==> flow/design.v <==
module mux8to1_8bit( input [7:0] in0,in1,in2,in3,in4,in5,in6,in7, input [2:0] Sel, output reg [7:0] outBus );
	always@(in0 or in1 or in2 or in3 or in4 or in5 or in6 or in7 or Sel)
	case (Sel)
			3'b000: outBus=in0;
			3'b001: outBus=in1;
			3'b010: outBus=in2;
			3'b011: outBus=in3;
			3'b100: outBus=in4;
			3'b101: outBus=in5;
			3'b110: outBus=in6;
			3'b111: outBus=in7;
	endcase
endmodule
module mux4to1_8bit( input [7:0] in0,in1,in2,in3, input [1:0] Sel, output reg [7:0] outBus );
	always@(in0 or in1 or in2 or in3 or Sel)
	case (Sel)
			2'b00: outBus=in0;
			2'b01: outBus=in1;
			2'b10: outBus=in2;
			2'b11: outBus=in3;
	endcase
endmodule
module mux2to1_8bit( input [7:0] in0,in1, input Sel, output reg [7:0] outBus );
	always@(in0 or in1 or Sel)
	case (Sel)
			1'b0: outBus=in0;
			1'b1: outBus=in1;
	endcase
endmodule
module mux8to1_32bit( input [31:0] in0,in1,in2,in3,in4,in5,in6,in7, input [2:0] Sel, output reg [31:0] outBus );
	always@(in0 or in1 or in2 or in3 or in4 or in5 or in6 or in7 or Sel)
	case (Sel)
			3'b000: outBus=in0;
			3'b001: outBus=in1;
			3'b010: outBus=in2;
			3'b011: outBus=in3;
			3'b100: outBus=in4;
			3'b101: outBus=in5;
			3'b110: outBus=in6;
			3'b111: outBus=in7;
	endcase
endmodule
module mux4to1_32bit( input [31:0] in0,in1,in2,in3, input [1:0] Sel, output reg [31:0] outBus );
	always@(in0 or in1 or in2 or in3 or Sel)
	case (Sel)
			2'b00: outBus=in0;
			2'b01: outBus=in1;
			2'b10: outBus=in2;
			2'b11: outBus=in3;
	endcase
endmodule
module mux2to1_32bit( input [31:0] in0,in1, input Sel, output reg [31:0] outBus );
	always@(in0 or in1 or Sel)
	case (Sel)
			1'b0: outBus=in0;
			1'b1: outBus=in1;
	endcase
endmodule
module mux2to1_1bit( input in0, in1, input Sel, output reg outBus );
	always@(in0 or in1 or Sel)
	case (Sel)
			1'b0: outBus=in0;
			1'b1: outBus=in1;
	endcase
endmodule
module signExt3to32( input [2:0] offset, output reg [31:0] signExtOffset);
  always@(offset)
  begin
    case(offset[2])
      1'b0: signExtOffset = { 29'b00000000000000000000000000000, offset};
      1'b1: signExtOffset = { 29'b11111111111111111111111111111, offset};
    endcase
  end
endmodule
module signExt5to32( input [4:0] offset, output reg [31:0] signExtOffset);
  always@(offset)
  begin
    case(offset[4])
      1'b0: signExtOffset = { 27'b000000000000000000000000000, offset};
      1'b1: signExtOffset = { 27'b111111111111111111111111111, offset};
    endcase
  end
endmodule
module signExt8to32( input [7:0] offset, output reg [31:0] signExtOffset);
  always@(offset)
  begin
    case(offset[7])
      1'b0: signExtOffset = { 24'b00000000000000000000000, offset};
      1'b1: signExtOffset = { 24'b111111111111111111111111, offset};
    endcase
  end
endmodule
module signExt11to32( input [10:0] offset, output reg [31:0] signExtOffset);
  always@(offset)
  begin
    case(offset[10])
      1'b0: signExtOffset = { 21'b000000000000000000000, offset};
      1'b1: signExtOffset = { 21'b111111111111111111111, offset};
    endcase
  end
endmodule
module zeroExt8to32( input [7:0] offset, output reg [31:0] zeroExtOffset);
  always@(offset)
  begin
    zeroExtOffset = { 24'b000000000000000000000000, offset};
  end
endmodule
module decoder3to8( input [2:0] encoded, output reg [7:0] decOut);
	always@(encoded)
	begin
		case(encoded)
			3'b000: decOut=8'b00000001; 
			3'b001: decOut=8'b00000010;
			3'b010: decOut=8'b00000100;
			3'b011: decOut=8'b00001000;
			3'b100: decOut=8'b00010000;
			3'b101: decOut=8'b00100000;
			3'b110: decOut=8'b01000000;
			3'b111: decOut=8'b10000000;
		endcase
	end
endmodule
module alu(
		input [31:0] aluIn1, input [31:0] aluIn2, input aluOp, output reg [31:0] aluOut, 
		output reg flag_z, output reg flag_n, output reg flag_c, output reg flag_v
);
 	reg [31:0] signedAluIn2;
	always@(aluIn1 or aluIn2 or aluOp)
	begin
		case(aluOp)
			1'b0: signedAluIn2 = aluIn2;
			1'b1: signedAluIn2 = -aluIn2;
		endcase
		{flag_c,aluOut} = aluIn1 + signedAluIn2;
		flag_z = (aluOut == 0)?1'b1:1'b0;
		flag_n = aluOut[31];
		flag_v = ( (aluIn1[31]==0 && signedAluIn2[31]==0 && aluOut[31]==1 ) || (aluIn1[31]==1 && signedAluIn2[31]==1 && aluOut[31]==0 ) )?1:0;
	end
endmodule
module adder32bit(input [31:0] op1, input [31:0] op2, output reg [31:0] res);
	always@(op1 or op2)
		res = op1 + op2;
endmodule
module D_ff (input clk, input reset, input regWrite, input decOut1b, input d, output reg q);
	always @ (posedge clk)
	begin
	if(reset==1'b1)
		q<=0;
	else
		if(regWrite == 1'b1 && decOut1b==1'b1) begin q<=d; end
	end
endmodule
module register3bit( input clk, input reset, input regWrite, input decOut1b, input [2:0] writeData, output  [2:0] outR );
	D_ff d0(clk, reset, regWrite, decOut1b, writeData[0], outR[0]);
	D_ff d1(clk, reset, regWrite, decOut1b, writeData[1], outR[1]);
	D_ff d2(clk, reset, regWrite, decOut1b, writeData[2], outR[2]);
endmodule
module flagRegister4bit( 
	input clk, input reset, input regWrite, 
	input p4_flag_z, p4_flag_n, p4_flag_c, p4_flag_v,
	output flag_z, flag_n, flag_c, flag_v
);
	register1bit reg_flag_z( clk, reset, regWrite, 1'b1, p4_flag_z, flag_z);
	register1bit reg_flag_n( clk, reset, regWrite, 1'b1, p4_flag_n, flag_n);
	register1bit reg_flag_c( clk, reset, regWrite, 1'b1, p4_flag_c, flag_c);
	register1bit reg_flag_v( clk, reset, regWrite, 1'b1, p4_flag_v, flag_v);
endmodule
module register1bit( input clk, input reset, input regWrite, input decOut1b, input writeData, output  outR );
	D_ff d0(clk, reset, regWrite, decOut1b, writeData, outR);
endmodule
module register8bit( input clk, input reset, input regWrite, input decOut1b, input [7:0] writeData, output  [7:0] outR );
	D_ff d0(clk, reset, regWrite, decOut1b, writeData[0], outR[0]);
	D_ff d1(clk, reset, regWrite, decOut1b, writeData[1], outR[1]);
	D_ff d2(clk, reset, regWrite, decOut1b, writeData[2], outR[2]);
	D_ff d3(clk, reset, regWrite, decOut1b, writeData[3], outR[3]);
	D_ff d4(clk, reset, regWrite, decOut1b, writeData[4], outR[4]);
	D_ff d5(clk, reset, regWrite, decOut1b, writeData[5], outR[5]);
	D_ff d6(clk, reset, regWrite, decOut1b, writeData[6], outR[6]);
	D_ff d7(clk, reset, regWrite, decOut1b, writeData[7], outR[7]);
endmodule
module register16bit( input clk, input reset, input regWrite, input decOut1b, input [15:0] writeData, output  [15:0] outR );
	D_ff d0(clk, reset, regWrite, decOut1b, writeData[0], outR[0]);
	D_ff d1(clk, reset, regWrite, decOut1b, writeData[1], outR[1]);
	D_ff d2(clk, reset, regWrite, decOut1b, writeData[2], outR[2]);
	D_ff d3(clk, reset, regWrite, decOut1b, writeData[3], outR[3]);
	D_ff d4(clk, reset, regWrite, decOut1b, writeData[4], outR[4]);
	D_ff d5(clk, reset, regWrite, decOut1b, writeData[5], outR[5]);
	D_ff d6(clk, reset, regWrite, decOut1b, writeData[6], outR[6]);
	D_ff d7(clk, reset, regWrite, decOut1b, writeData[7], outR[7]);
	D_ff d8(clk, reset, regWrite, decOut1b, writeData[8], outR[8]);
	D_ff d9(clk, reset, regWrite, decOut1b, writeData[9], outR[9]);
	D_ff d10(clk, reset, regWrite, decOut1b, writeData[10], outR[10]);
	D_ff d11(clk, reset, regWrite, decOut1b, writeData[11], outR[11]);
	D_ff d12(clk, reset, regWrite, decOut1b, writeData[12], outR[12]);
	D_ff d13(clk, reset, regWrite, decOut1b, writeData[13], outR[13]);
	D_ff d14(clk, reset, regWrite, decOut1b, writeData[14], outR[14]);
	D_ff d15(clk, reset, regWrite, decOut1b, writeData[15], outR[15]);
endmodule
module register32bit( input clk, input reset, input regWrite, input decOut1b, input [31:0] writeData, output  [31:0] outR );
	D_ff d0(clk, reset, regWrite, decOut1b, writeData[0], outR[0]);
	D_ff d1(clk, reset, regWrite, decOut1b, writeData[1], outR[1]);
	D_ff d2(clk, reset, regWrite, decOut1b, writeData[2], outR[2]);
	D_ff d3(clk, reset, regWrite, decOut1b, writeData[3], outR[3]);
	D_ff d4(clk, reset, regWrite, decOut1b, writeData[4], outR[4]);
	D_ff d5(clk, reset, regWrite, decOut1b, writeData[5], outR[5]);
	D_ff d6(clk, reset, regWrite, decOut1b, writeData[6], outR[6]);
	D_ff d7(clk, reset, regWrite, decOut1b, writeData[7], outR[7]);
	D_ff d8(clk, reset, regWrite, decOut1b, writeData[8], outR[8]);
	D_ff d9(clk, reset, regWrite, decOut1b, writeData[9], outR[9]);
	D_ff d10(clk, reset, regWrite, decOut1b, writeData[10], outR[10]);
	D_ff d11(clk, reset, regWrite, decOut1b, writeData[11], outR[11]);
	D_ff d12(clk, reset, regWrite, decOut1b, writeData[12], outR[12]);
	D_ff d13(clk, reset, regWrite, decOut1b, writeData[13], outR[13]);
	D_ff d14(clk, reset, regWrite, decOut1b, writeData[14], outR[14]);
	D_ff d15(clk, reset, regWrite, decOut1b, writeData[15], outR[15]);
	D_ff d16(clk, reset, regWrite, decOut1b, writeData[16], outR[16]);
	D_ff d17(clk, reset, regWrite, decOut1b, writeData[17], outR[17]);
	D_ff d18(clk, reset, regWrite, decOut1b, writeData[18], outR[18]);
	D_ff d19(clk, reset, regWrite, decOut1b, writeData[19], outR[19]);
	D_ff d20(clk, reset, regWrite, decOut1b, writeData[20], outR[20]);
	D_ff d21(clk, reset, regWrite, decOut1b, writeData[21], outR[21]);
	D_ff d22(clk, reset, regWrite, decOut1b, writeData[22], outR[22]);
	D_ff d23(clk, reset, regWrite, decOut1b, writeData[23], outR[23]);
	D_ff d24(clk, reset, regWrite, decOut1b, writeData[24], outR[24]);
	D_ff d25(clk, reset, regWrite, decOut1b, writeData[25], outR[25]);
	D_ff d26(clk, reset, regWrite, decOut1b, writeData[26], outR[26]);
	D_ff d27(clk, reset, regWrite, decOut1b, writeData[27], outR[27]);
	D_ff d28(clk, reset, regWrite, decOut1b, writeData[28], outR[28]);
	D_ff d29(clk, reset, regWrite, decOut1b, writeData[29], outR[29]);
	D_ff d30(clk, reset, regWrite, decOut1b, writeData[30], outR[30]);
	D_ff d31(clk, reset, regWrite, decOut1b, writeData[31], outR[31]);
endmodule
module register32bit_2WriteData( input clk, input reset, input regWrite1, input regWrite2, input decOut1b, input writeData_sel, input [31:0] writeData_1, input [31:0] writeData_2, output  [31:0] outR );
	wire [31:0] writeData;
	wire regWrite;
	mux2to1_32bit mux_writeData(writeData_1, writeData_2, writeData_sel, writeData);	 
	mux2to1_1bit mux_regWrite(regWrite1, regWrite2,writeData_sel, regWrite);
	D_ff d0(clk, reset, regWrite, decOut1b, writeData[0], outR[0]);
	D_ff d1(clk, reset, regWrite, decOut1b, writeData[1], outR[1]);
	D_ff d2(clk, reset, regWrite, decOut1b, writeData[2], outR[2]);
	D_ff d3(clk, reset, regWrite, decOut1b, writeData[3], outR[3]);
	D_ff d4(clk, reset, regWrite, decOut1b, writeData[4], outR[4]);
	D_ff d5(clk, reset, regWrite, decOut1b, writeData[5], outR[5]);
	D_ff d6(clk, reset, regWrite, decOut1b, writeData[6], outR[6]);
	D_ff d7(clk, reset, regWrite, decOut1b, writeData[7], outR[7]);
	D_ff d8(clk, reset, regWrite, decOut1b, writeData[8], outR[8]);
	D_ff d9(clk, reset, regWrite, decOut1b, writeData[9], outR[9]);
	D_ff d10(clk, reset, regWrite, decOut1b, writeData[10], outR[10]);
	D_ff d11(clk, reset, regWrite, decOut1b, writeData[11], outR[11]);
	D_ff d12(clk, reset, regWrite, decOut1b, writeData[12], outR[12]);
	D_ff d13(clk, reset, regWrite, decOut1b, writeData[13], outR[13]);
	D_ff d14(clk, reset, regWrite, decOut1b, writeData[14], outR[14]);
	D_ff d15(clk, reset, regWrite, decOut1b, writeData[15], outR[15]);
	D_ff d16(clk, reset, regWrite, decOut1b, writeData[16], outR[16]);
	D_ff d17(clk, reset, regWrite, decOut1b, writeData[17], outR[17]);
	D_ff d18(clk, reset, regWrite, decOut1b, writeData[18], outR[18]);
	D_ff d19(clk, reset, regWrite, decOut1b, writeData[19], outR[19]);
	D_ff d20(clk, reset, regWrite, decOut1b, writeData[20], outR[20]);
	D_ff d21(clk, reset, regWrite, decOut1b, writeData[21], outR[21]);
	D_ff d22(clk, reset, regWrite, decOut1b, writeData[22], outR[22]);
	D_ff d23(clk, reset, regWrite, decOut1b, writeData[23], outR[23]);
	D_ff d24(clk, reset, regWrite, decOut1b, writeData[24], outR[24]);
	D_ff d25(clk, reset, regWrite, decOut1b, writeData[25], outR[25]);
	D_ff d26(clk, reset, regWrite, decOut1b, writeData[26], outR[26]);
	D_ff d27(clk, reset, regWrite, decOut1b, writeData[27], outR[27]);
	D_ff d28(clk, reset, regWrite, decOut1b, writeData[28], outR[28]);
	D_ff d29(clk, reset, regWrite, decOut1b, writeData[29], outR[29]);
	D_ff d30(clk, reset, regWrite, decOut1b, writeData[30], outR[30]);
	D_ff d31(clk, reset, regWrite, decOut1b, writeData[31], outR[31]);
endmodule
module pipleline_IF_ID( 
		input clk, input reset, input regWrite, input IF_flush,
		input [15:0] aluInstr, memInstr, input [31:0] pc_plus4, 
		output [15:0] p1_aluInstr, output [15:0] p1_memInstr, output [31:0] p1_pc_plus4
	);
	register16bit reg_aluInstr(clk, reset | IF_flush, regWrite, 1'b1, aluInstr, p1_aluInstr);
	register16bit reg_memInstr(clk, reset | IF_flush, regWrite, 1'b1, memInstr, p1_memInstr);
	register32bit reg_pc_plus4(clk, reset | IF_flush, regWrite, 1'b1, pc_plus4 , p1_pc_plus4);
endmodule
module pipeline_ID_EX( 
		input clk, input reset, input regWrite, input ID_flush, input p2_pipeline_stall,
		input [2:0] alu_rn, alu_rm, alu_rd, mem_rn, mem_rd,
		output [2:0] p2_alu_rn, p2_alu_rm, p2_alu_rd, p2_mem_rn, p2_mem_rd,
		input [31:0] alu_reg_rm, alu_reg_rn, mem_reg_rn, mem_reg_rd, 
		output [31:0] p2_alu_reg_rm, p2_alu_reg_rn, p2_mem_reg_rn, p2_mem_reg_rd, 
		input [31:0] ex_alu_reg_rm, ex_alu_reg_rn, ex_mem_reg_rn, input [7:0] ex_mem_reg_rd,
		input [31:0] alu_sextImm3, mem_sextImm5,
		output [31:0] p2_alu_sextImm3, p2_mem_sextImm5,
		input [31:0] mem_shiftedSext8_branchOffset,	
		output [31:0] p2_mem_shiftedSext8_branchOffset,
		input memRead, memWrite, alu_regWrite, mem_regWrite, flag_regWrite,
		input aluOp, aluSrcB,
		input isBranch, isJump,
		output p2_memRead, p2_memWrite, p2_alu_regWrite, p2_mem_regWrite, p2_flag_regWrite,
		output p2_aluOp, p2_aluSrcB,
		output p2_isBranch, p2_isJump
	);
	wire signal_reset = reset | ID_flush;
	wire valWrite = regWrite | p2_pipeline_stall;
	wire [31:0] v_alu_reg_rn = p2_pipeline_stall ? ex_alu_reg_rn : alu_reg_rn;
	wire [31:0] v_alu_reg_rm = p2_pipeline_stall ? ex_alu_reg_rm : alu_reg_rm;
	wire [31:0] v_mem_reg_rn = p2_pipeline_stall ? ex_mem_reg_rn : mem_reg_rn;
	wire [31:0] v_mem_reg_rd = p2_pipeline_stall ? {24'b0, ex_mem_reg_rd} : mem_reg_rd;
	register3bit reg_alu_rn( clk, reset, regWrite, 1'b1, alu_rn, p2_alu_rn );
	register3bit reg_alu_rm( clk, reset, regWrite, 1'b1, alu_rm, p2_alu_rm );
	register3bit reg_alu_rd( clk, reset, regWrite, 1'b1, alu_rd, p2_alu_rd );
	register3bit reg_mem_rn( clk, reset, regWrite, 1'b1, mem_rn, p2_mem_rn );
	register3bit reg_mem_rd( clk, reset, regWrite, 1'b1, mem_rd, p2_mem_rd );
	register32bit reg_alu_reg_rn( clk, reset, valWrite, 1'b1, v_alu_reg_rn, p2_alu_reg_rn );
	register32bit reg_alu_reg_rm( clk, reset, valWrite, 1'b1, v_alu_reg_rm, p2_alu_reg_rm );
	register32bit reg_mem_reg_rn( clk, reset, valWrite, 1'b1, v_mem_reg_rn, p2_mem_reg_rn );
	register32bit reg_mem_reg_rd( clk, reset, valWrite, 1'b1, v_mem_reg_rd, p2_mem_reg_rd );
	register32bit reg_alu_sextImm3( clk, reset, regWrite, 1'b1, alu_sextImm3, p2_alu_sextImm3 );
	register32bit reg_mem_sextImm5( clk, reset, regWrite, 1'b1, mem_sextImm5, p2_mem_sextImm5 );
	register32bit reg_mem_sextImm8( clk, reset, regWrite, 1'b1, mem_shiftedSext8_branchOffset, p2_mem_shiftedSext8_branchOffset ); 
	register1bit  reg_memRead( clk, signal_reset, regWrite, 1'b1, memRead, p2_memRead);
	register1bit  reg_memWrite( clk, signal_reset, regWrite, 1'b1, memWrite, p2_memWrite);
	register1bit  reg_alu_regWrite( clk, signal_reset, regWrite, 1'b1, alu_regWrite, p2_alu_regWrite);
	register1bit  reg_mem_regWrite( clk, signal_reset, regWrite, 1'b1, mem_regWrite, p2_mem_regWrite);
	register1bit  reg_mem_flag_regWrite( clk, signal_reset, regWrite, 1'b1, flag_regWrite, p2_flag_regWrite);
	register1bit  reg_aluOp( clk, signal_reset, regWrite, 1'b1, aluOp, p2_aluOp);
	register1bit  reg_aluSrcB( clk, signal_reset, regWrite, 1'b1, aluSrcB, p2_aluSrcB);
	register1bit  reg_isBranch( clk, signal_reset, regWrite, 1'b1, isBranch, p2_isBranch);
	register1bit  reg_isJump( clk, signal_reset, regWrite, 1'b1, isJump, p2_isJump);
endmodule
module pipeline_EX_MEM( 
	input clk, reset, regWrite, EX_flush, bubble,
	input p2_memRead, p2_memWrite, p2_alu_regWrite, p2_mem_regWrite, p2_flag_regWrite,
	input [2:0] alu_rd, mem_rd,
	input [7:0] mem_reg_rd,
	input [31:0] alu_aluOut,  mem_address,
	input alu_flag_z, alu_flag_n, alu_flag_c, alu_flag_v,
	output p3_memRead, p3_memWrite, p3_alu_regWrite, p3_mem_regWrite,
	output [2:0] p3_alu_rd, p3_mem_rd,
	output [7:0] p3_mem_reg_rd, 
	output [31:0] p3_alu_aluOut, p3_mem_address,
	output p3_flag_z, p3_flag_n, p3_flag_c, p3_flag_v
);
	wire signal_reset = reset | EX_flush | bubble;
	register1bit  reg_memRead( clk, signal_reset, regWrite, 1'b1, p2_memRead, p3_memRead );
	register1bit  reg_memWrite( clk, signal_reset, regWrite, 1'b1, p2_memWrite, p3_memWrite);
	register1bit  reg_alu_regWrite( clk, signal_reset, regWrite, 1'b1, p2_alu_regWrite, p3_alu_regWrite);
	register1bit  reg_mem_regWrite( clk, signal_reset, regWrite, 1'b1, p2_mem_regWrite, p3_mem_regWrite);
	register3bit reg_alu_rd( clk, reset | EX_flush, regWrite, 1'b1, alu_rd, p3_alu_rd );
	register3bit reg_mem_rd( clk, reset | EX_flush, regWrite, 1'b1, mem_rd, p3_mem_rd );
	register32bit reg_alu_aluOut( clk, reset | EX_flush, regWrite, 1'b1, alu_aluOut, p3_alu_aluOut );
	register8bit reg_mem_reg_rd( clk, reset | EX_flush, regWrite, 1'b1, mem_reg_rd, p3_mem_reg_rd );
	register32bit reg_mem_address( clk, reset | EX_flush, regWrite, 1'b1, mem_address, p3_mem_address );
	register1bit reg_flag_z( clk, reset | EX_flush, regWrite & p2_flag_regWrite & ~bubble , 1'b1, alu_flag_z, p3_flag_z);  
	register1bit reg_flag_n( clk, reset | EX_flush, regWrite & p2_flag_regWrite & ~bubble , 1'b1, alu_flag_n, p3_flag_n);  
	register1bit reg_flag_c( clk, reset | EX_flush, regWrite & p2_flag_regWrite & ~bubble , 1'b1, alu_flag_c, p3_flag_c);  
	register1bit reg_flag_v( clk, reset | EX_flush, regWrite & p2_flag_regWrite & ~bubble , 1'b1, alu_flag_v, p3_flag_v);  
endmodule
module pipeline_MEM_WB(
		input clk, reset, regWrite,
		input p3_alu_regWrite, p3_mem_regWrite,
		input [2:0]  alu_rd, mem_rd,
		input [31:0] alu_aluOut, mem_memOut,
		input p3_flag_z, p3_flag_n, p3_flag_c, p3_flag_v,
		output p4_alu_regWrite, p4_mem_regWrite,
		output [2:0] p4_alu_rd, p4_mem_rd,
		output [31:0] p4_alu_aluOut, p4_mem_memOut,
		output p4_flag_z, p4_flag_n, p4_flag_c, p4_flag_v
);
	register1bit  reg_alu_regWrite( clk, reset, regWrite, 1'b1, p3_alu_regWrite, p4_alu_regWrite);
	register1bit  reg_mem_regWrite( clk, reset, regWrite, 1'b1, p3_mem_regWrite, p4_mem_regWrite);
	register3bit reg_alu_rd( clk, reset, regWrite, 1'b1, alu_rd, p4_alu_rd );
	register3bit reg_mem_rd( clk, reset, regWrite, 1'b1, mem_rd, p4_mem_rd );
	register32bit reg_alu_aluOut( clk, reset, regWrite, 1'b1, alu_aluOut, p4_alu_aluOut );
	register32bit reg_mem_memOut( clk, reset, regWrite, 1'b1, mem_memOut, p4_mem_memOut );
	register1bit reg_flag_z( clk, reset, regWrite , 1'b1, p3_flag_z, p4_flag_z);  
	register1bit reg_flag_n( clk, reset, regWrite , 1'b1, p3_flag_n, p4_flag_n);  
	register1bit reg_flag_c( clk, reset, regWrite , 1'b1, p3_flag_c, p4_flag_c);  
	register1bit reg_flag_v( clk, reset, regWrite , 1'b1, p3_flag_v, p4_flag_v);  
endmodule
module dataMem(input clk, input reset, input regWrite, input [31:0] memAddress, input [7:0] writeData, output hit, output [7:0] memOut);
	assign hit = 1'b1;
	wire [7:0] decOut;
	wire [7:0] outR0, outR1, outR2, outR3, outR4, outR5, outR6, outR7;
	decoder3to8 dm_decoder( memAddress[2:0], decOut);
	register8bit dm0( clk, reset, regWrite, decOut[0], writeData, outR0 );
	register8bit dm1( clk, reset, regWrite, decOut[1], writeData, outR1 );
	register8bit dm2( clk, reset, regWrite, decOut[2], writeData, outR2 );
	register8bit dm3( clk, reset, regWrite, decOut[3], writeData, outR3 );
	register8bit dm4( clk, reset, regWrite, decOut[4], writeData, outR4 );
	register8bit dm5( clk, reset, regWrite, decOut[5], writeData, outR5 );
	register8bit dm6( clk, reset, regWrite, decOut[6], writeData, outR6 );
	register8bit dm7( clk, reset, regWrite, decOut[7], writeData, outR7 );
	mux8to1_8bit dm_mux( outR0, outR1, outR2, outR3, outR4, outR5, outR6, outR7, memAddress[2:0], memOut);
endmodule
module controlCircuit(
		input [6:0] p1_aluOpcode, input [4:0] p1_memOpcode, 
		input p3_flag_v, input p3_flag_n, input p2_isBranch,
		output reg memRead, output reg memWrite, output reg alu_regWrite,output reg mem_regWrite, output reg flag_regWrite,
		output reg aluOp, output reg aluSrcB, 
		output reg isBranch, output reg isJump,output reg [1:0] pcSrc,
		output reg IF_flush, output reg ID_flush, output reg EX_flush
	);
	reg undefined_instruction;
	always @ (*)
	begin
		undefined_instruction = 0;
		aluOp = p1_aluOpcode[5];
		aluSrcB = p1_aluOpcode[6];
		IF_flush=0; ID_flush=0; EX_flush=0; isBranch = 0; isJump = 0;
		case(p1_aluOpcode[4:0])
			5'b00011: 
				begin
					alu_regWrite = 1;	 
					flag_regWrite = 1;
				end
			5'b01000: 
				begin
					alu_regWrite = 0;	 
					flag_regWrite = 1;
				end
			5'b00000:  
				begin
					alu_regWrite = 0;	 
					flag_regWrite = 0;
				end
			default: 
				begin
					alu_regWrite = 0;
					flag_regWrite = 0;
					undefined_instruction = 1;
				end
		endcase
		case(p1_memOpcode[4:0])
			5'b01100:   
				begin
					memRead = 0;
					memWrite = 1;
					mem_regWrite = 0;
				end
			5'b01101:  
				begin
					memRead = 1;
					memWrite = 0;
					mem_regWrite = 1;
				end
			5'b11010:  
				begin
					memRead = 0;
					memWrite = 0;
					mem_regWrite = 0;
					isBranch = 1;
				end
			5'b11110:  
				begin
					memRead = 0;
					memWrite = 0;
					mem_regWrite = 0;
					isJump = 1;
				end
			5'b00000:  
				begin
					memRead = 0;
					memWrite = 0;
					mem_regWrite = 0;
				end
			default:
				begin
					memRead = 0;
					memWrite = 0;
					mem_regWrite = 0; 
					undefined_instruction = 1;
				end
		endcase
		if(p3_flag_v )  
			begin
				pcSrc = 3;
				IF_flush=1; ID_flush=1; EX_flush=1;
			end
		else if(p2_isBranch & p3_flag_n )  
			begin	
				pcSrc = 1;
				IF_flush=1; ID_flush=1;
			end
		else if (isJump)  
			begin
				pcSrc = 2;
				IF_flush=1;
			end
		else if(undefined_instruction)
			begin
				pcSrc = 3;
				IF_flush=1;
			end
		else
			pcSrc = 0;
	end
endmodule
module registerSet( 
		input clk, input reset,
		input alu_regWrite, input mem_regWrite, input [7:0] decOut1, input [7:0] decOut2, 
		input [31:0] writeData_1, input [31:0] writeData_2,  
		output [31:0] outR0,outR1,outR2,outR3,outR4,outR5,outR6,outR7 
	);
	wire [7:0] decOut;
	assign decOut[0] = decOut1[0] | decOut2[0];
	assign decOut[1] = decOut1[1] | decOut2[1];
	assign decOut[2] = decOut1[2] | decOut2[2];
	assign decOut[3] = decOut1[3] | decOut2[3];
	assign decOut[4] = decOut1[4] | decOut2[4];
	assign decOut[5] = decOut1[5] | decOut2[5];
	assign decOut[6] = decOut1[6] | decOut2[6];
	assign decOut[7] = decOut1[7] | decOut2[7];
	register32bit_2WriteData r0 (clk, reset, alu_regWrite, mem_regWrite, decOut[0] , decOut2[0], writeData_1, writeData_2 , outR0 );
	register32bit_2WriteData r1 (clk, reset, alu_regWrite, mem_regWrite, decOut[1] , decOut2[1], writeData_1, writeData_2 , outR1 );
	register32bit_2WriteData r2 (clk, reset, alu_regWrite, mem_regWrite, decOut[2] , decOut2[2], writeData_1, writeData_2 , outR2 );
	register32bit_2WriteData r3 (clk, reset, alu_regWrite, mem_regWrite, decOut[3] , decOut2[3], writeData_1, writeData_2 , outR3 );
	register32bit_2WriteData r4 (clk, reset, alu_regWrite, mem_regWrite, decOut[4] , decOut2[4], writeData_1, writeData_2 , outR4 );
	register32bit_2WriteData r5 (clk, reset, alu_regWrite, mem_regWrite, decOut[5] , decOut2[5], writeData_1, writeData_2 , outR5 );
	register32bit_2WriteData r6 (clk, reset, alu_regWrite, mem_regWrite, decOut[6] , decOut2[6], writeData_1, writeData_2 , outR6 );
	register32bit_2WriteData r7 (clk, reset, alu_regWrite, mem_regWrite, decOut[7] , decOut2[7], writeData_1, writeData_2 , outR7 );
endmodule
module registerFile(
	input clk, input reset, 
	input p4_mem_regWrite, input [2:0] mem_rn, mem_rd, p4_mem_rd, input [31:0] mem_writeData,
	input p4_alu_regWrite, input [2:0] alu_rm, alu_rn, alu_rd, p4_alu_rd, input [31:0] alu_writeData,
	output [31:0] mem_reg_rn, mem_reg_rd, 
	output [31:0] alu_reg_rm, alu_reg_rn
	);
	wire [31:0] outR0,outR1,outR2,outR3,outR4,outR5,outR6,outR7;
	wire [7:0] alu_decOut, mem_decOut;
	decoder3to8 alu_decoder(p4_alu_rd, alu_decOut);
	decoder3to8 mem_decoder(p4_mem_rd, mem_decOut);
	wire [7:0] mem_decOut_we = mem_decOut & {8{p4_mem_regWrite}};
	registerSet rSet0( clk, reset, p4_alu_regWrite, p4_mem_regWrite, alu_decOut, mem_decOut_we, alu_writeData, mem_writeData, outR0,outR1,outR2,outR3,outR4,outR5,outR6,outR7 ); 
	wire [31:0] file_mem_reg_rn, file_mem_reg_rd, file_alu_reg_rn, file_alu_reg_rm;
	mux8to1_32bit mux_mrn( outR0,outR1,outR2,outR3,outR4,outR5,outR6,outR7, mem_rn, file_mem_reg_rn );
	mux8to1_32bit mux_mrd( outR0,outR1,outR2,outR3,outR4,outR5,outR6,outR7, mem_rd, file_mem_reg_rd );
	mux8to1_32bit mux_arn( outR0,outR1,outR2,outR3,outR4,outR5,outR6,outR7,alu_rn, file_alu_reg_rn );
	mux8to1_32bit mux_arm( outR0,outR1,outR2,outR3,outR4,outR5,outR6,outR7,alu_rm, file_alu_reg_rm );
	assign mem_reg_rn = (p4_mem_regWrite && p4_mem_rd == mem_rn) ? mem_writeData : (p4_alu_regWrite && p4_alu_rd == mem_rn) ? alu_writeData : file_mem_reg_rn;
	assign mem_reg_rd = (p4_mem_regWrite && p4_mem_rd == mem_rd) ? mem_writeData : (p4_alu_regWrite && p4_alu_rd == mem_rd) ? alu_writeData : file_mem_reg_rd;
	assign alu_reg_rn = (p4_mem_regWrite && p4_mem_rd == alu_rn) ? mem_writeData : (p4_alu_regWrite && p4_alu_rd == alu_rn) ? alu_writeData : file_alu_reg_rn;
	assign alu_reg_rm = (p4_mem_regWrite && p4_mem_rd == alu_rm) ? mem_writeData : (p4_alu_regWrite && p4_alu_rd == alu_rm) ? alu_writeData : file_alu_reg_rm;
endmodule
module forwarding_unit(
		input p3_alu_regWrite, input p4_alu_regWrite, input p4_mem_regWrite,input p2_alu_regWrite,
		input [2:0] p4_mem_rd, input [2:0] p4_alu_rd, 
		input [2:0] p3_alu_rd, input [2:0] p3_mem_rd,
		input [2:0] p2_mem_rd,input [2:0] p2_alu_rm ,
		input [2:0] p2_alu_rn,input [2:0] p2_mem_rn,
		output reg [1:0] f_alu_reg_rn_sel , output reg [1:0] f_alu_reg_rm_sel, output reg [1:0] f_mem_reg_rn_sel, output reg [1:0] f_mem_reg_rd_sel, output reg f_memStage_mem_rd_sel  
	); 
		always @ (*)
		begin
		f_alu_reg_rn_sel = 0 ; f_alu_reg_rm_sel = 0 ; f_mem_reg_rn_sel = 0 ; f_mem_reg_rd_sel = 0; f_memStage_mem_rd_sel = 0; 
		if( p3_alu_regWrite == 1 && p3_alu_rd != 0 && p3_alu_rd == p2_alu_rn )	 
			f_alu_reg_rn_sel = 1;
		else if( p4_mem_regWrite == 1 && p4_mem_rd != 0 && p4_mem_rd == p2_alu_rn )	 
			f_alu_reg_rn_sel = 3;
		else if( p4_alu_regWrite == 1 && p4_alu_rd != 0 && p4_alu_rd == p2_alu_rn )	 
			f_alu_reg_rn_sel = 2;
		if( p3_alu_regWrite == 1 &&  p3_alu_rd != 0 && p3_alu_rd == p2_alu_rm )	 
			f_alu_reg_rm_sel = 1;
		else if( p4_mem_regWrite == 1 && p4_mem_rd != 0 && p4_mem_rd == p2_alu_rm )	 
			f_alu_reg_rm_sel = 3;
		else if( p4_alu_regWrite == 1 && p4_alu_rd != 0 && p4_alu_rd == p2_alu_rm )	 
			f_alu_reg_rm_sel = 2;
		if( p3_alu_regWrite == 1 &&  p3_alu_rd != 0 && p3_alu_rd == p2_mem_rn )		 
			f_mem_reg_rn_sel = 1;
		else if( p4_mem_regWrite == 1 && p4_mem_rd != 0 && p4_mem_rd == p2_mem_rn )	 
			f_mem_reg_rn_sel = 3;
		else if( p4_alu_regWrite == 1 && p4_alu_rd != 0 && p4_alu_rd == p2_mem_rn )	 
			f_mem_reg_rn_sel = 2;
		if( p3_alu_regWrite == 1 &&  p3_alu_rd != 0 && p3_alu_rd == p2_mem_rd )		 
			f_mem_reg_rd_sel = 1;
		else if( p4_mem_regWrite == 1 && p4_mem_rd != 0 && p4_mem_rd == p2_mem_rd )	 
			f_mem_reg_rd_sel = 3;
		else if( p4_alu_regWrite == 1 && p4_alu_rd != 0 && p4_alu_rd == p2_mem_rd )	 
			f_mem_reg_rd_sel = 2;
		if( p4_mem_regWrite == 1 && p4_mem_rd != 0 && p4_mem_rd == p3_mem_rd )  
			f_memStage_mem_rd_sel = 1;
	end
endmodule
module hazard_detection(
		input p3_mem_regWrite, input [2:0] p3_mem_rd,
		input [2:0] p2_alu_rm, input [2:0] p2_alu_rn, input [2:0] p2_mem_rn,
		output reg PCWrite_HU, output reg p1_regWrite_HU, output reg p2_stall
	);
		always @ (*)	  
		begin
			PCWrite_HU = 1;  p1_regWrite_HU = 1;  p2_stall = 0; 
			if ( p3_mem_regWrite == 1 && p3_mem_rd !=0 && (p2_alu_rm == p3_mem_rd || p2_alu_rn == p3_mem_rd || p2_mem_rn == p3_mem_rd ) )
				begin 
					PCWrite_HU = 0;  
					p1_regWrite_HU = 0;  
					p2_stall = 1; 
				end	
		end
endmodule
module IFStage(
		input clk, input reset, input p1_pipeline_regWrite, input IF_flush,
		input pcWrite, 	input [31:0] pc_branchTarget, pc_jumpTarget, 
		input [1:0] pcSrc,  
		output [15:0] p1_aluInstr, p1_memInstr, 
		output [31:0] p1_pc_plus4,
		output [31:0] imem_addr, input [31:0] imem_data
	);
	wire [31:0] pc_out;
	wire [31:0] pc_writeData;
	register32bit PC( clk, reset, pcWrite, 1'b1, pc_writeData, pc_out );
	wire [31:0] pc_plus4;
	adder32bit adder_pc( pc_out, 32'd4 , pc_plus4 );
	mux4to1_32bit mux_pc_writeData( pc_plus4, pc_branchTarget,  pc_jumpTarget, 32'b00000000_11111111_00000000_11111111, pcSrc, pc_writeData );
	wire [31:0] instr2Word;
	assign imem_addr = pc_out;
	assign instr2Word = imem_data;
	pipleline_IF_ID p1(
		clk, reset, p1_pipeline_regWrite, IF_flush,
		instr2Word[31:16], instr2Word[15:0], pc_plus4, 
		p1_memInstr, p1_aluInstr, p1_pc_plus4 
	);
endmodule
module IDStage(
		input clk, input reset, input p2_pipeline_regWrite, input p2_pipeline_stall,  
		input [15:0] p1_aluInstr, p1_memInstr,
		input p3_flag_v, p3_flag_n,  
		input p4_mem_regWrite, p4_alu_regWrite, 
		input [2:0] p4_alu_rd, p4_mem_rd, 
		input [31:0] p4_alu_writeData, p4_mem_writeData,
		input p4_flag_z, p4_flag_n, p4_flag_c, p4_flag_v,
		input [31:0] ex_alu_reg_rm, ex_alu_reg_rn, ex_mem_reg_rn, input [7:0] ex_mem_reg_rd,
		output [2:0] p2_alu_rm, p2_alu_rn, p2_alu_rd, p2_mem_rn, p2_mem_rd, 
		output [31:0] p2_alu_reg_rm, p2_alu_reg_rn, p2_mem_reg_rn, p2_mem_reg_rd, 
		output [31:0] p2_alu_sext3_imm, p2_mem_sext5_memOffset, p2_mem_shiftedSext8_branchOffset, 		
		output [31:0] mem_shiftedSext11_jumpOffset,
		output flag_z, flag_n, flag_c, flag_v, 	 
		output p2_memRead, p2_memWrite, p2_alu_regWrite, p2_mem_regWrite, p2_flag_regWrite,
		output p2_aluOp, p2_aluSrcB,
		output p2_isBranch, p2_isJump, output [1:0] pcSrc,														 
		output IF_flush, output ID_flush, output EX_flush
	);
	wire [31:0] mem_sext11_jumpOffset, mem_sext8_branchOffset;
	wire [31:0] mem_shiftedSext8_branchOffset;  
	signExt11to32 mem_signExt11( p1_memInstr[15:5], mem_sext11_jumpOffset );
	signExt8to32 mem_signExt8( p1_memInstr[15:8], mem_sext8_branchOffset );
	assign mem_shiftedSext11_jumpOffset = {mem_sext11_jumpOffset[30:0],1'b0};
	assign mem_shiftedSext8_branchOffset = {mem_sext8_branchOffset[30:0],1'b0};	
	wire memRead, memWrite, alu_regWrite, mem_regWrite, flag_regWrite;
	wire aluOp, aluSrcB; 
	wire isBranch, isJump;
	wire alu_undefinedInstruction, mem_undefinedInstruction;
	wire IF_flush_raw, ID_flush_raw;
	controlCircuit ctrlCkt(
		p1_aluInstr[6:0] , p1_memInstr[4:0],
		p3_flag_v, p3_flag_n, p2_isBranch,
		memRead, memWrite, alu_regWrite, mem_regWrite, flag_regWrite,
		aluOp, aluSrcB, 
		isBranch, isJump, pcSrc,
		IF_flush_raw, ID_flush_raw, EX_flush
	);
	wire redirect_ok = p3_flag_v | ~p2_pipeline_stall;
	assign IF_flush = IF_flush_raw & redirect_ok;
	assign ID_flush = ID_flush_raw & redirect_ok;
	wire ID_flush_eff = ID_flush;
	flagRegister4bit flag_register( clk, reset, 1'b1,
		p4_flag_z, p4_flag_n, p4_flag_c, p4_flag_v,
		flag_z, flag_n, flag_c, flag_v
	);
	wire [31:0] alu_reg_rm, alu_reg_rn, mem_reg_rn, mem_reg_rd;
	registerFile rFile( clk, reset, 
		p4_mem_regWrite, p1_memInstr[10:8], p1_memInstr[7:5], p4_mem_rd, p4_mem_writeData,
		p4_alu_regWrite, p1_aluInstr[15:13], p1_aluInstr[12:10], p1_aluInstr[9:7], p4_alu_rd, p4_alu_writeData,
		mem_reg_rn, mem_reg_rd, 
		alu_reg_rm, alu_reg_rn
	);
	wire [31:0] alu_sext3_imm, mem_sext5_memOffset;
	signExt3to32 alu_signExt3( p1_aluInstr[15:13], alu_sext3_imm );
	signExt5to32 mem_signExt5( p1_memInstr[15:11], mem_sext5_memOffset );
	pipeline_ID_EX p2( 
		clk, reset, p2_pipeline_regWrite, ID_flush_eff, p2_pipeline_stall,
		p1_aluInstr[15:13], p1_aluInstr[12:10], p1_aluInstr[9:7], p1_memInstr[10:8], p1_memInstr[7:5],	 
		p2_alu_rm, p2_alu_rn, p2_alu_rd, p2_mem_rn, p2_mem_rd,											 
		alu_reg_rm, alu_reg_rn, mem_reg_rn, mem_reg_rd, 							 
		p2_alu_reg_rm, p2_alu_reg_rn, p2_mem_reg_rn, p2_mem_reg_rd, 				 
		ex_alu_reg_rm, ex_alu_reg_rn, ex_mem_reg_rn, ex_mem_reg_rd,				 
		alu_sext3_imm, mem_sext5_memOffset, 			 
		p2_alu_sext3_imm, p2_mem_sext5_memOffset, 		 
		mem_shiftedSext8_branchOffset,		 
		p2_mem_shiftedSext8_branchOffset,	 
		memRead, memWrite, alu_regWrite, mem_regWrite, flag_regWrite,
		aluOp, aluSrcB, 
		isBranch, isJump, 
		p2_memRead, p2_memWrite, p2_alu_regWrite, p2_mem_regWrite, p2_flag_regWrite,
		p2_aluOp, p2_aluSrcB,
		p2_isBranch, p2_isJump
	);
endmodule
module EXStage(input clk, input reset, input p3_pipeline_regWrite, input EX_flush,
		input p2_memRead, p2_memWrite, p2_alu_regWrite, p2_mem_regWrite, p2_flag_regWrite,
		input p2_aluOp, p2_aluSrcB, 
		input [2:0] p2_alu_rn, p2_alu_rm, p2_alu_rd, p2_mem_rn, p2_mem_rd,
		input [31:0] p2_alu_reg_rm, p2_alu_reg_rn, p2_mem_reg_rn,
		input [7:0] p2_mem_reg_rd, 
		input [31:0] p2_alu_sextImm3, p2_mem_sextImm5,
		input [1:0]	 f_mem_reg_rd_sel, 										 
		input [1:0]  f_mem_reg_rn_sel, f_alu_reg_rm_sel, f_alu_reg_rn_sel,	 
		input [31:0] f_mem_reg_rn_1, f_mem_reg_rn_2, f_mem_reg_rn_3,	 
		input [7:0] f_mem_reg_rd_1, f_mem_reg_rd_2, f_mem_reg_rd_3,		 
		input [31:0] f_alu_reg_rm_1, f_alu_reg_rm_2, f_alu_reg_rm_3,	 
		input [31:0] f_alu_reg_rn_1, f_alu_reg_rn_2, f_alu_reg_rn_3, 	 
		output p3_memRead, p3_memWrite, p3_alu_regWrite, p3_mem_regWrite,
		output [2:0] p3_alu_rd, p3_mem_rd,
		output [7:0] p3_mem_reg_rd,
		output [31:0] p3_alu_aluOut, p3_mem_address,
		output p3_flag_z, p3_flag_n, p3_flag_c, p3_flag_v,
		input stall,
		output [31:0] ex_alu_reg_rm, ex_alu_reg_rn, ex_mem_reg_rn, output [7:0] ex_mem_reg_rd
);
	wire [31:0] selected_mem_reg_rn;
	mux4to1_32bit mux_mem_reg_rn( p2_mem_reg_rn, f_mem_reg_rn_1, f_mem_reg_rn_2, f_mem_reg_rn_3, f_mem_reg_rn_sel, selected_mem_reg_rn );
	wire [7:0] selected_mem_reg_rd;
	mux4to1_8bit mux_mem_reg_rd( p2_mem_reg_rd, f_mem_reg_rd_1, f_mem_reg_rd_2, f_mem_reg_rd_3, f_mem_reg_rd_sel, selected_mem_reg_rd );
	wire [31:0] mem_address;
	adder32bit memAddressAdder(p2_mem_sextImm5, selected_mem_reg_rn, mem_address);
	wire [31:0] aluIn1;
	mux4to1_32bit mux_alu_reg_rn( p2_alu_reg_rn, f_alu_reg_rn_1, f_alu_reg_rn_2, f_alu_reg_rn_3, f_alu_reg_rn_sel, aluIn1 );
	wire [31:0] selected_alu_reg_rm;
	wire [31:0] aluIn2;
	mux4to1_32bit mux_alu_reg_rm( p2_alu_reg_rm, f_alu_reg_rm_1, f_alu_reg_rm_2, f_alu_reg_rm_3, f_alu_reg_rm_sel, selected_alu_reg_rm );
	assign ex_alu_reg_rm = selected_alu_reg_rm;
	assign ex_alu_reg_rn = aluIn1;
	assign ex_mem_reg_rn = selected_mem_reg_rn;
	assign ex_mem_reg_rd = selected_mem_reg_rd;
	mux2to1_32bit mux_alu_rm_imm( selected_alu_reg_rm, p2_alu_sextImm3, p2_aluSrcB, aluIn2 );
	wire [31:0] aluOut;
	wire alu_flag_z, alu_flag_n, alu_flag_c, alu_flag_v;
	alu theALU(
		aluIn1, aluIn2, p2_aluOp, aluOut, 
		alu_flag_z, alu_flag_n, alu_flag_c, alu_flag_v
	);
	pipeline_EX_MEM p3( 
		clk, reset, p3_pipeline_regWrite, EX_flush, stall,
		p2_memRead, p2_memWrite, p2_alu_regWrite, p2_mem_regWrite, p2_flag_regWrite,
		p2_alu_rd, p2_mem_rd,
		p2_mem_reg_rd, 
		aluOut, mem_address,
		alu_flag_z, alu_flag_n, alu_flag_c, alu_flag_v,
		p3_memRead, p3_memWrite, p3_alu_regWrite, p3_mem_regWrite,
		p3_alu_rd, p3_mem_rd,
		p3_mem_reg_rd, 
		p3_alu_aluOut, p3_mem_address,
		p3_flag_z, p3_flag_n, p3_flag_c, p3_flag_v
	);	
endmodule
module MEMStage( 
		input clk, reset, p4_pipeline_regWrite, 
		input p3_memWrite, p3_alu_regWrite, p3_mem_regWrite,
		input [2:0] p3_alu_rd, p3_mem_rd,
		input [7:0] p3_mem_reg_rd, 
		input [31:0] p3_alu_aluOut, p3_mem_address,
		input f_memStage_mem_rd_sel,
		input [7:0] f_memStage_mem_reg_rd,
		input p3_flag_z, p3_flag_n, p3_flag_c, p3_flag_v,
		output p4_alu_regWrite, p4_mem_regWrite,
		output [2:0] p4_alu_rd, p4_mem_rd,
		output [31:0] p4_alu_aluOut, 
		output [31:0] p4_mem_memOut,
		output p4_flag_z, p4_flag_n, p4_flag_c, p4_flag_v
);
	wire [7:0] selected_mem_rd;
	mux2to1_8bit mux_f_memStage_mem_rd( p3_mem_reg_rd, f_memStage_mem_reg_rd, f_memStage_mem_rd_sel, selected_mem_rd );
	wire [7:0] mem_memOut_8bit;
	wire [31:0] mem_memOut;
	wire hit;
	dataMem dataMemory( clk, reset, p3_memWrite, p3_mem_address, selected_mem_rd, hit, mem_memOut_8bit );
	zeroExt8to32 zExt_memOut( mem_memOut_8bit, mem_memOut );
	pipeline_MEM_WB p4( 
		clk, reset, p4_pipeline_regWrite, 
		p3_alu_regWrite, p3_mem_regWrite,
		p3_alu_rd, p3_mem_rd,
		p3_alu_aluOut, mem_memOut,
		p3_flag_z, p3_flag_n, p3_flag_c, p3_flag_v,
		p4_alu_regWrite, p4_mem_regWrite,
		p4_alu_rd, p4_mem_rd,
		p4_alu_aluOut, p4_mem_memOut,
		p4_flag_z, p4_flag_n, p4_flag_c, p4_flag_v
	);
endmodule
module mainModule(
		input clk, input reset,
		output [31:0] imem_addr, input [31:0] imem_data,
		output wb_alu_we, output [2:0] wb_alu_rd, output [31:0] wb_alu_data,
		output wb_mem_we, output [2:0] wb_mem_rd, output [7:0] wb_mem_data,
		output [3:0] flags
	);
	wire IF_flush, ID_flush, EX_flush; 
	wire pcWrite, p1_pipeline_regWrite;
	wire p2_pipeline_regWrite, p2_pipeline_stall;
	wire hu_pcWrite, hu_p1_regWrite, hu_stall;
	wire p3_pipeline_regWrite = 1'b1;
	wire [1:0]  f_mem_reg_rn_sel, f_alu_reg_rm_sel, f_alu_reg_rn_sel;	 
	wire [1:0] f_mem_reg_rd_sel;
	wire f_memStage_mem_rd_sel;
	wire [31:0] p2_pc_branchTarget, pc_jumpTarget; 
	wire [1:0] pcSrc;
	wire [15:0] p1_aluInstr, p1_memInstr;  
	wire [31:0] p1_pc_plus4;
	IFStage the_IFStage(
		clk, reset, p1_pipeline_regWrite, IF_flush, 
		pcWrite, 	p2_pc_branchTarget, pc_jumpTarget, 
		pcSrc,  
		p1_aluInstr, p1_memInstr, p1_pc_plus4,
		imem_addr, imem_data
	);
	wire p2_memRead, p2_memWrite, p2_alu_regWrite, p2_mem_regWrite, p2_flag_regWrite;
	wire p2_aluOp, p2_aluSrcB;
	wire p2_isBranch, p2_isJump; 
	wire p3_memRead, p3_memWrite, p3_alu_regWrite, p3_mem_regWrite;
	wire p4_alu_regWrite, p4_mem_regWrite;
	wire [2:0] p2_alu_rm, p2_alu_rn, p2_alu_rd, p2_mem_rn, p2_mem_rd;
	wire [2:0] p3_alu_rd, p3_mem_rd;
	wire [2:0] p4_alu_rd, p4_mem_rd;
	wire [31:0] p2_alu_reg_rm, p2_alu_reg_rn, p2_mem_reg_rn, p2_mem_reg_rd;  
	wire [31:0] p2_alu_imm, p2_memOffset;
	wire [7:0] p3_mem_reg_rd;
	wire [31:0] p3_alu_aluOut, p3_mem_address;
	wire [31:0] p4_alu_aluOut, p4_mem_memOut;
	wire [31:0] f_mem_reg_rn_1, f_mem_reg_rn_2, f_mem_reg_rn_3;	 
	wire [7:0] f_mem_reg_rd_1, f_mem_reg_rd_2, f_mem_reg_rd_3;		 
	wire [31:0] f_alu_reg_rm_1, f_alu_reg_rm_2, f_alu_reg_rm_3;	 
	wire [31:0] f_alu_reg_rn_1, f_alu_reg_rn_2, f_alu_reg_rn_3; 	 
	wire [7:0] f_memStage_mem_reg_rd;	
	assign f_mem_reg_rn_1 = p3_alu_aluOut; assign f_mem_reg_rn_2 = p4_alu_aluOut; assign f_mem_reg_rn_3 = p4_mem_memOut;
	assign f_alu_reg_rm_1 = p3_alu_aluOut; assign f_alu_reg_rm_2 = p4_alu_aluOut; assign f_alu_reg_rm_3 = p4_mem_memOut;
	assign f_alu_reg_rn_1 = p3_alu_aluOut; assign f_alu_reg_rn_2 = p4_alu_aluOut; assign f_alu_reg_rn_3 = p4_mem_memOut;
	assign f_mem_reg_rd_1 = p3_alu_aluOut[7:0]; assign f_mem_reg_rd_2 = p4_alu_aluOut[7:0]; assign f_mem_reg_rd_3 = p4_mem_memOut[7:0];
	assign f_memStage_mem_reg_rd = p4_mem_memOut[7:0];
	wire [31:0] ex_alu_reg_rm, ex_alu_reg_rn, ex_mem_reg_rn;
	wire [7:0] ex_mem_reg_rd;
	wire flag_z, flag_n, flag_c, flag_v;
	wire p3_flag_z, p3_flag_n, p3_flag_c, p3_flag_v;
	wire p4_flag_z, p4_flag_n, p4_flag_c, p4_flag_v;
	IDStage theIDStage(
		clk, reset, p2_pipeline_regWrite, p2_pipeline_stall,  
		p1_aluInstr, p1_memInstr,
		p3_flag_v, p3_flag_n,  
		p4_mem_regWrite, p4_alu_regWrite,
		p4_alu_rd, p4_mem_rd,  
		p4_alu_aluOut, p4_mem_memOut,
		p4_flag_z, p4_flag_n, p4_flag_c, p4_flag_v,
		ex_alu_reg_rm, ex_alu_reg_rn, ex_mem_reg_rn, ex_mem_reg_rd,
		p2_alu_rm, p2_alu_rn, p2_alu_rd, p2_mem_rn, p2_mem_rd, 
		p2_alu_reg_rm, p2_alu_reg_rn, p2_mem_reg_rn, p2_mem_reg_rd, 
		p2_alu_imm, p2_memOffset, 
		p2_pc_branchTarget, pc_jumpTarget,
		flag_z, flag_n, flag_c, flag_v, 	 
		p2_memRead, p2_memWrite, p2_alu_regWrite, p2_mem_regWrite, p2_flag_regWrite,
		p2_aluOp, p2_aluSrcB,
		p2_isBranch, p2_isJump, pcSrc,															 
		IF_flush, ID_flush, EX_flush
	);
	EXStage theEXStage(clk, reset, p3_pipeline_regWrite, EX_flush,
		p2_memRead, p2_memWrite, p2_alu_regWrite, p2_mem_regWrite, p2_flag_regWrite,
		p2_aluOp, p2_aluSrcB, 
		p2_alu_rn, p2_alu_rm, p2_alu_rd, p2_mem_rn, p2_mem_rd,
		p2_alu_reg_rm, p2_alu_reg_rn, p2_mem_reg_rn, 
		p2_mem_reg_rd[7:0],  									 
		p2_alu_imm, p2_memOffset, 
		f_mem_reg_rd_sel, 										 
		f_mem_reg_rn_sel, f_alu_reg_rm_sel, f_alu_reg_rn_sel,	 
		f_mem_reg_rn_1, f_mem_reg_rn_2, f_mem_reg_rn_3,	 
		f_mem_reg_rd_1, f_mem_reg_rd_2, f_mem_reg_rd_3,	 
		f_alu_reg_rm_1, f_alu_reg_rm_2, f_alu_reg_rm_3,	 
		f_alu_reg_rn_1, f_alu_reg_rn_2, f_alu_reg_rn_3, 	 
		p3_memRead, p3_memWrite, p3_alu_regWrite, p3_mem_regWrite,
		p3_alu_rd, p3_mem_rd,
		p3_mem_reg_rd,
		p3_alu_aluOut, p3_mem_address,
		p3_flag_z, p3_flag_n, p3_flag_c, p3_flag_v,
		p2_pipeline_stall,
		ex_alu_reg_rm, ex_alu_reg_rn, ex_mem_reg_rn, ex_mem_reg_rd
	);
	MEMStage theMEMStage( 
		clk, reset, 1'b1,
		p3_memWrite, p3_alu_regWrite, p3_mem_regWrite,
		p3_alu_rd, p3_mem_rd,
		p3_mem_reg_rd, 
		p3_alu_aluOut, p3_mem_address,
		f_memStage_mem_rd_sel,
		f_memStage_mem_reg_rd[7:0],
		p3_flag_z, p3_flag_n, p3_flag_c, p3_flag_v,
		p4_alu_regWrite, p4_mem_regWrite,
		p4_alu_rd, p4_mem_rd,
		p4_alu_aluOut,
		p4_mem_memOut,
		p4_flag_z, p4_flag_n, p4_flag_c, p4_flag_v
	);
	forwarding_unit the_forwarding_unit(
		p3_alu_regWrite, p4_alu_regWrite, p4_mem_regWrite, p2_alu_regWrite,
		p4_mem_rd, p4_alu_rd, 
		p3_alu_rd, p3_mem_rd,
		p2_mem_rd, p2_alu_rm ,
		p2_alu_rn, p2_mem_rn,
		f_alu_reg_rn_sel , f_alu_reg_rm_sel, f_mem_reg_rn_sel, f_mem_reg_rd_sel, f_memStage_mem_rd_sel  
	); 	
	 hazard_detection the_hazard_detection(
		p3_mem_regWrite, p3_mem_rd,
		p2_alu_rm, p2_alu_rn, p2_mem_rn,
		hu_pcWrite, hu_p1_regWrite, hu_stall
	);	
	assign p2_pipeline_stall = hu_stall & ~p3_flag_v;
	assign pcWrite = ~p2_pipeline_stall;
	assign p1_pipeline_regWrite = ~p2_pipeline_stall;
	assign p2_pipeline_regWrite = ~p2_pipeline_stall;
	assign wb_alu_we = p4_alu_regWrite;
	assign wb_alu_rd = p4_alu_rd;
	assign wb_alu_data = p4_alu_aluOut;
	assign wb_mem_we = p4_mem_regWrite;
	assign wb_mem_rd = p4_mem_rd;
	assign wb_mem_data = p4_mem_memOut[7:0];
	assign flags = {flag_z, flag_n, flag_c, flag_v};
endmodule
Tool chain data of mainModule --
Tool output for the design above, in the order of the flow. Lines are those of the file above, counted from 1. The mark - stands for no value.
Design: design top mainModule, clock clk, cell library sky130hd, corner tt_025C_1v80

Word level --
Source: Yosys, flattened and elaborated, memories not mapped. Widths are those after wreduce. Print and check cells do not count. Equal cells are merged and count once. Memory sizes are those after Yosys's memory passes, which may raise the word count (mostly to a power of two), join words into wider ones and drop unused or constant bits.
Storage and ports: register bits 688, bits in read-only memories 192, clocked read ports x word width 24, memories 3, bits of input ports 34, output and inout bits 84, cells after elaboration 965
Memory list:
- (no name shown) | words 8, bits a word 8, read ports 1, write ports 0, RTL line 111 | case(encoded)
- (no name shown) | words 8, bits a word 8, read ports 1, write ports 0, RTL line 111
- (no name shown) | words 8, bits a word 8, read ports 1, write ports 0, RTL line 111
Operators by class: add/sub/neg operators 4, eq/ne operators 81, multiplexer cells 83, bitwise operators 37, reductions and logical operators 69
Operator list (number):
- 32-bit case mux with 2-bit select | 12
- 32-bit case mux with 8-bit select | 3
- 32-bit case mux with 4-bit select | 4
- 32-bit 2-to-1 mux | 9
- 8-bit case mux with 8-bit select | 2
- 31-bit case mux with 2-bit select | 2
- 3-bit == test | 24
- 3-bit == test (second input constant) | 20
- 1-bit logical AND | 46
- 32-bit by 32-bit adder with 33-bit output | 1
- 32-bit by 3-bit adder with 32-bit output (second input constant) | 1
- 32-bit negator | 1
Other operator kinds: 29; their cells: 149.

Depth --
Longest topological path by Yosys (ltp), each cell counted once; first at word level (registers and memories cut), then after technology mapping (sequential cells cut; the memories' decode and read muxes count).
Depth: depth after elaboration 16, ABC_AREA 0, depth in mapped cells 28, depth with buffers taken out 24

Netlist --
Yosys stat after the flow's synthesis: flattened, memories mapped to cells. It holds for the ABC_AREA given above (unset counts as 0); a run with the other value may have another netlist. Totals and module areas in this step are rounded.
Mapped netlist: cells in the netlist 4433, cell area after synthesis 33800 µm², sequential area 12500 µm², mapped flip-flops 622, buffers 497
Cell types (number):
- sky130_fd_sc_hd__dfxtp_1 | 622
- sky130_fd_sc_hd__nand2_1 | 885
- sky130_fd_sc_hd__a21oi_1 | 441
- sky130_fd_sc_hd__clkbuf_1 | 371
- sky130_fd_sc_hd__nor2_1 | 338
- sky130_fd_sc_hd__o21ai_0 | 194
- sky130_fd_sc_hd__mux2i_1 | 92
- sky130_fd_sc_hd__a211oi_1 | 108
- sky130_fd_sc_hd__a22oi_1 | 105
- sky130_fd_sc_hd__a311oi_1 | 80
Other cell types: 74; their cells: 1197. The figures by module come from a second, unflattened synthesis with its own total; it is not the netlist above.
Second synthesis, totals: cell total of the unflattened synthesis 7034, area total of the unflattened synthesis 67600 µm²
Rows give one instance, submodules left out.
Modules:
- D_ff | instances 830, cells 4, area 43.8 µm², sequential area 20.0 µm²
- mux8to1_32bit | instances 4, cells 306, area 2240 µm², sequential area 0.0 µm²
- mux2to1_32bit | instances 9, cells 36, area 544 µm², sequential area 0.0 µm²
- adder32bit | instances 2, cells 241, area 1740 µm², sequential area 0.0 µm²
- mux4to1_32bit | instances 4, cells 39, area 815 µm², sequential area 0.0 µm²
- registerFile | instances 1, cells 615, area 3090 µm², sequential area 0.0 µm²
- alu | instances 1, cells 366, area 2550 µm², sequential area 0.0 µm²
Modules not listed: 31.

Path before layout --
Path of least setup slack by OpenSTA after synthesis, without wires, with an ideal clock, recovery checks aside; 20% of the period is set as input and as output delay. Where synthesis merged equal registers, the netlist keeps one of their names.
Timing path after synthesis: path kind register -> register, from register theEXStage.p3.reg_alu_rd.d2.q, to register theEXStage.p3.reg_flag_z.d0.q, period 10.0 ns, library setup time 0.069 ns, time at the first pin 0.000 ns, arrival 6.384 ns, path slack 3.547 ns, delay of the path 6.453 ns, driving pins on the path 28, buffers on the path 4, period reached after synthesis 6.453 ns
"delay of the path" = arrival - input delay + setup time. "driving pins on the path" counts driving pins, that of a launching flip-flop among them; a cell with two outputs on the path counts twice. "period reached after synthesis" is the clock period less the worst setup slack; recovery checks do not enter. This is arithmetic on one report: input and output delays are still those of the set period (20% each). The rows between start and end are the longest chain of elaborated cells between them; the timing report does not say that the signal goes this way. Where chains are equally long, one stands for them. Each line given opens the expression or statement behind the cell; cells for indexed reads and writes are added by Yosys, which also makes memories of some case tables.
Between the ends, after synthesis: path through sky130_fd_sc_hd__dfxtp_1 -> sky130_fd_sc_hd__clkbuf_1 -> sky130_fd_sc_hd__xnor2_1 -> sky130_fd_sc_hd__and4_1 -> sky130_fd_sc_hd__clkbuf_1 -> sky130_fd_sc_hd__clkbuf_1 -> sky130_fd_sc_hd__o221ai_1 -> sky130_fd_sc_hd__mux2i_1 -> [... 12 more ...] -> sky130_fd_sc_hd__nor3_1 -> sky130_fd_sc_hd__a211oi_1 -> sky130_fd_sc_hd__nand2_1 -> sky130_fd_sc_hd__xor2_1 -> sky130_fd_sc_hd__or4_1 -> sky130_fd_sc_hd__or4_1 -> sky130_fd_sc_hd__or4_1 -> sky130_fd_sc_hd__o21ai_1, cells in the longest elaborated chain 12, elaborated cells on any way between the ends 24
Ends and longest elaborated chain, after synthesis:
- start, declared | RTL line 144 | module D_ff (input clk, input reset, input regWrite, input decOut1b, input d, output reg q);
- start, assigned | RTL line 148 | q<=0;
- start, assigned | RTL line 150 | if(regWrite == 1'b1 && decOut1b==1'b1) begin q<=d; end
- 3-bit nonzero test | RTL line 558 | if( p3_alu_regWrite == 1 && p3_alu_rd != 0 && p3_alu_rd == p2_alu_rm )
- 1-bit logical AND (2 in a row) | RTL line 558
- 2-bit 2-to-1 mux | RTL line 558
- 2-bit == test | RTL line 45 | case (Sel)
- [... 4 more ...]
- 32-bit by 32-bit adder with 33-bit output | RTL line 134 | {flag_c,aluOut} = aluIn1 + signedAluIn2;
- 32-bit zero test | RTL line 135 | flag_z = (aluOut == 0)?1'b1:1'b0;
- 1-bit 2-to-1 mux | RTL line 135
- end, assigned | RTL line 148
- end, assigned | RTL line 150
- end, declared | RTL line 144

Path in the finished layout --
From the final timing report of record 2: the path of least setup slack in the routed layout; clock arrival at registers is part of the times.
Timing path after layout: path kind register -> register, from register theIDStage.p2.reg_alu_rn.d2.q, to register theEXStage.p3.reg_flag_z.d0.q, period 8.06 ns, library setup time 0.06 ns, time at the first pin 0.62 ns, arrival 8.12 ns, path slack 0.50 ns, driving pins on the path 25, buffers on the path 0
The rows between start and end are the longest chain of elaborated cells between them; the timing report does not say that the signal goes this way. Where chains are equally long, one stands for them.
Between the ends, after layout: path through sky130_fd_sc_hd__dfxtp_1 -> sky130_fd_sc_hd__xnor2_1 -> sky130_fd_sc_hd__nand4_1 -> sky130_fd_sc_hd__nand3_1 -> sky130_fd_sc_hd__o221ai_1 -> sky130_fd_sc_hd__mux2i_1 -> sky130_fd_sc_hd__ha_1 -> sky130_fd_sc_hd__inv_1 -> [... 9 more ...] -> sky130_fd_sc_hd__nor3_1 -> sky130_fd_sc_hd__a211oi_1 -> sky130_fd_sc_hd__nand2_1 -> sky130_fd_sc_hd__xor2_1 -> sky130_fd_sc_hd__or4_1 -> sky130_fd_sc_hd__or4_1 -> sky130_fd_sc_hd__or4_1 -> sky130_fd_sc_hd__o21ai_1, cells in the longest elaborated chain 13, elaborated cells on any way between the ends 28
Ends and longest elaborated chain, after layout:
- start, declared | RTL line 144 | module D_ff (input clk, input reset, input regWrite, input decOut1b, input d, output reg q);
- start, assigned | RTL line 148 | q<=0;
- start, assigned | RTL line 150 | if(regWrite == 1'b1 && decOut1b==1'b1) begin q<=d; end
- 3-bit == test | RTL line 562 | else if( p4_alu_regWrite == 1 && p4_alu_rd != 0 && p4_alu_rd == p2_alu_rm )
- 1-bit logical AND | RTL line 562
- 2-bit 2-to-1 mux | RTL line 562
- 2-bit 2-to-1 mux | RTL line 560 | else if( p4_mem_regWrite == 1 && p4_mem_rd != 0 && p4_mem_rd == p2_alu_rm )
- [... 6 more ...]
- 32-bit by 32-bit adder with 33-bit output | RTL line 134 | {flag_c,aluOut} = aluIn1 + signedAluIn2;
- 32-bit zero test | RTL line 135 | flag_z = (aluOut == 0)?1'b1:1'b0;
- 1-bit 2-to-1 mux | RTL line 135
- end, assigned | RTL line 148
- end, assigned | RTL line 150
- end, declared | RTL line 144

Module mainModule, platform sky130hd: 3 stored runs of the flow (Yosys, OpenROAD) with differing settings, in no particular order. Input and output delays are each 20% of the period that was set; the output load is 0.01 pF.
"reached clock period" is the run's clock period less its worst setup slack. It is reckoned from that one timing run; input and output delays stay at 20% of the period that was set.
"critical setup path time": the worst setup path's part of the clock period (all of it between registers, 20% less for each end at a port) less its slack. A launch clock that arrives late makes it longer, a capture clock that arrives late makes it shorter.
"total design power" is the tool's figure for a default switching activity; nothing was simulated.
Values from the reports are rounded here.

* Record 1 | settings: CAP_MARGIN 35; CELL_PAD_IN_SITES_DETAIL_PLACEMENT 2; CELL_PAD_IN_SITES_GLOBAL_PLACEMENT 3; CORE_ASPECT_RATIO 1.07; CORE_MARGIN 2; CORE_UTILIZATION 67; CTS_CLUSTER_DIAMETER 245; CTS_CLUSTER_SIZE 19; GPL_ROUTABILITY_DRIVEN 0; GPL_TIMING_DRIVEN 0; MAX_ROUTING_LAYER met4; MIN_ROUTING_LAYER met1; PLACE_DENSITY_LB_ADDON 0.09; SETUP_SLACK_MARGIN -0.75; period_ns 10.2; SLEW_MARGIN 20 | no results, placement failed with FLW-0024
* Record 2 | settings: CAP_MARGIN 0; CELL_PAD_IN_SITES_GLOBAL_PLACEMENT 1; CORE_UTILIZATION 59; CTS_CLUSTER_SIZE 78; GPL_TIMING_DRIVEN 1; MAX_ROUTING_LAYER met4; PLACE_DENSITY 0.8; period_ns 8.06; CORE_MARGIN 2; SLEW_MARGIN 20 | results: total design power 11.4 mW; full die area 59100 µm²; standard-cell area after routing 36800 µm²; worst hold slack in the final report 0.427 ns; setup slack of the worst path 0.501 ns; critical setup path time 7.56 ns; class of the worst setup path register -> register; synthesized cell area 33800 µm²; reached clock period 7.559 ns
* Record 3 | settings: CAP_MARGIN 35; CELL_PAD_IN_SITES_DETAIL_PLACEMENT 2; CELL_PAD_IN_SITES_GLOBAL_PLACEMENT 3; CORE_ASPECT_RATIO 1.07; CORE_MARGIN 2; CORE_UTILIZATION 67; CTS_CLUSTER_DIAMETER 245; CTS_CLUSTER_SIZE 19; GPL_ROUTABILITY_DRIVEN 0; GPL_TIMING_DRIVEN 0; MIN_ROUTING_LAYER met1; PLACE_DENSITY 0.89; SETUP_SLACK_MARGIN -0.75; period_ns 10.2; SLEW_MARGIN 20 | no results, placement failed with GPL-0301
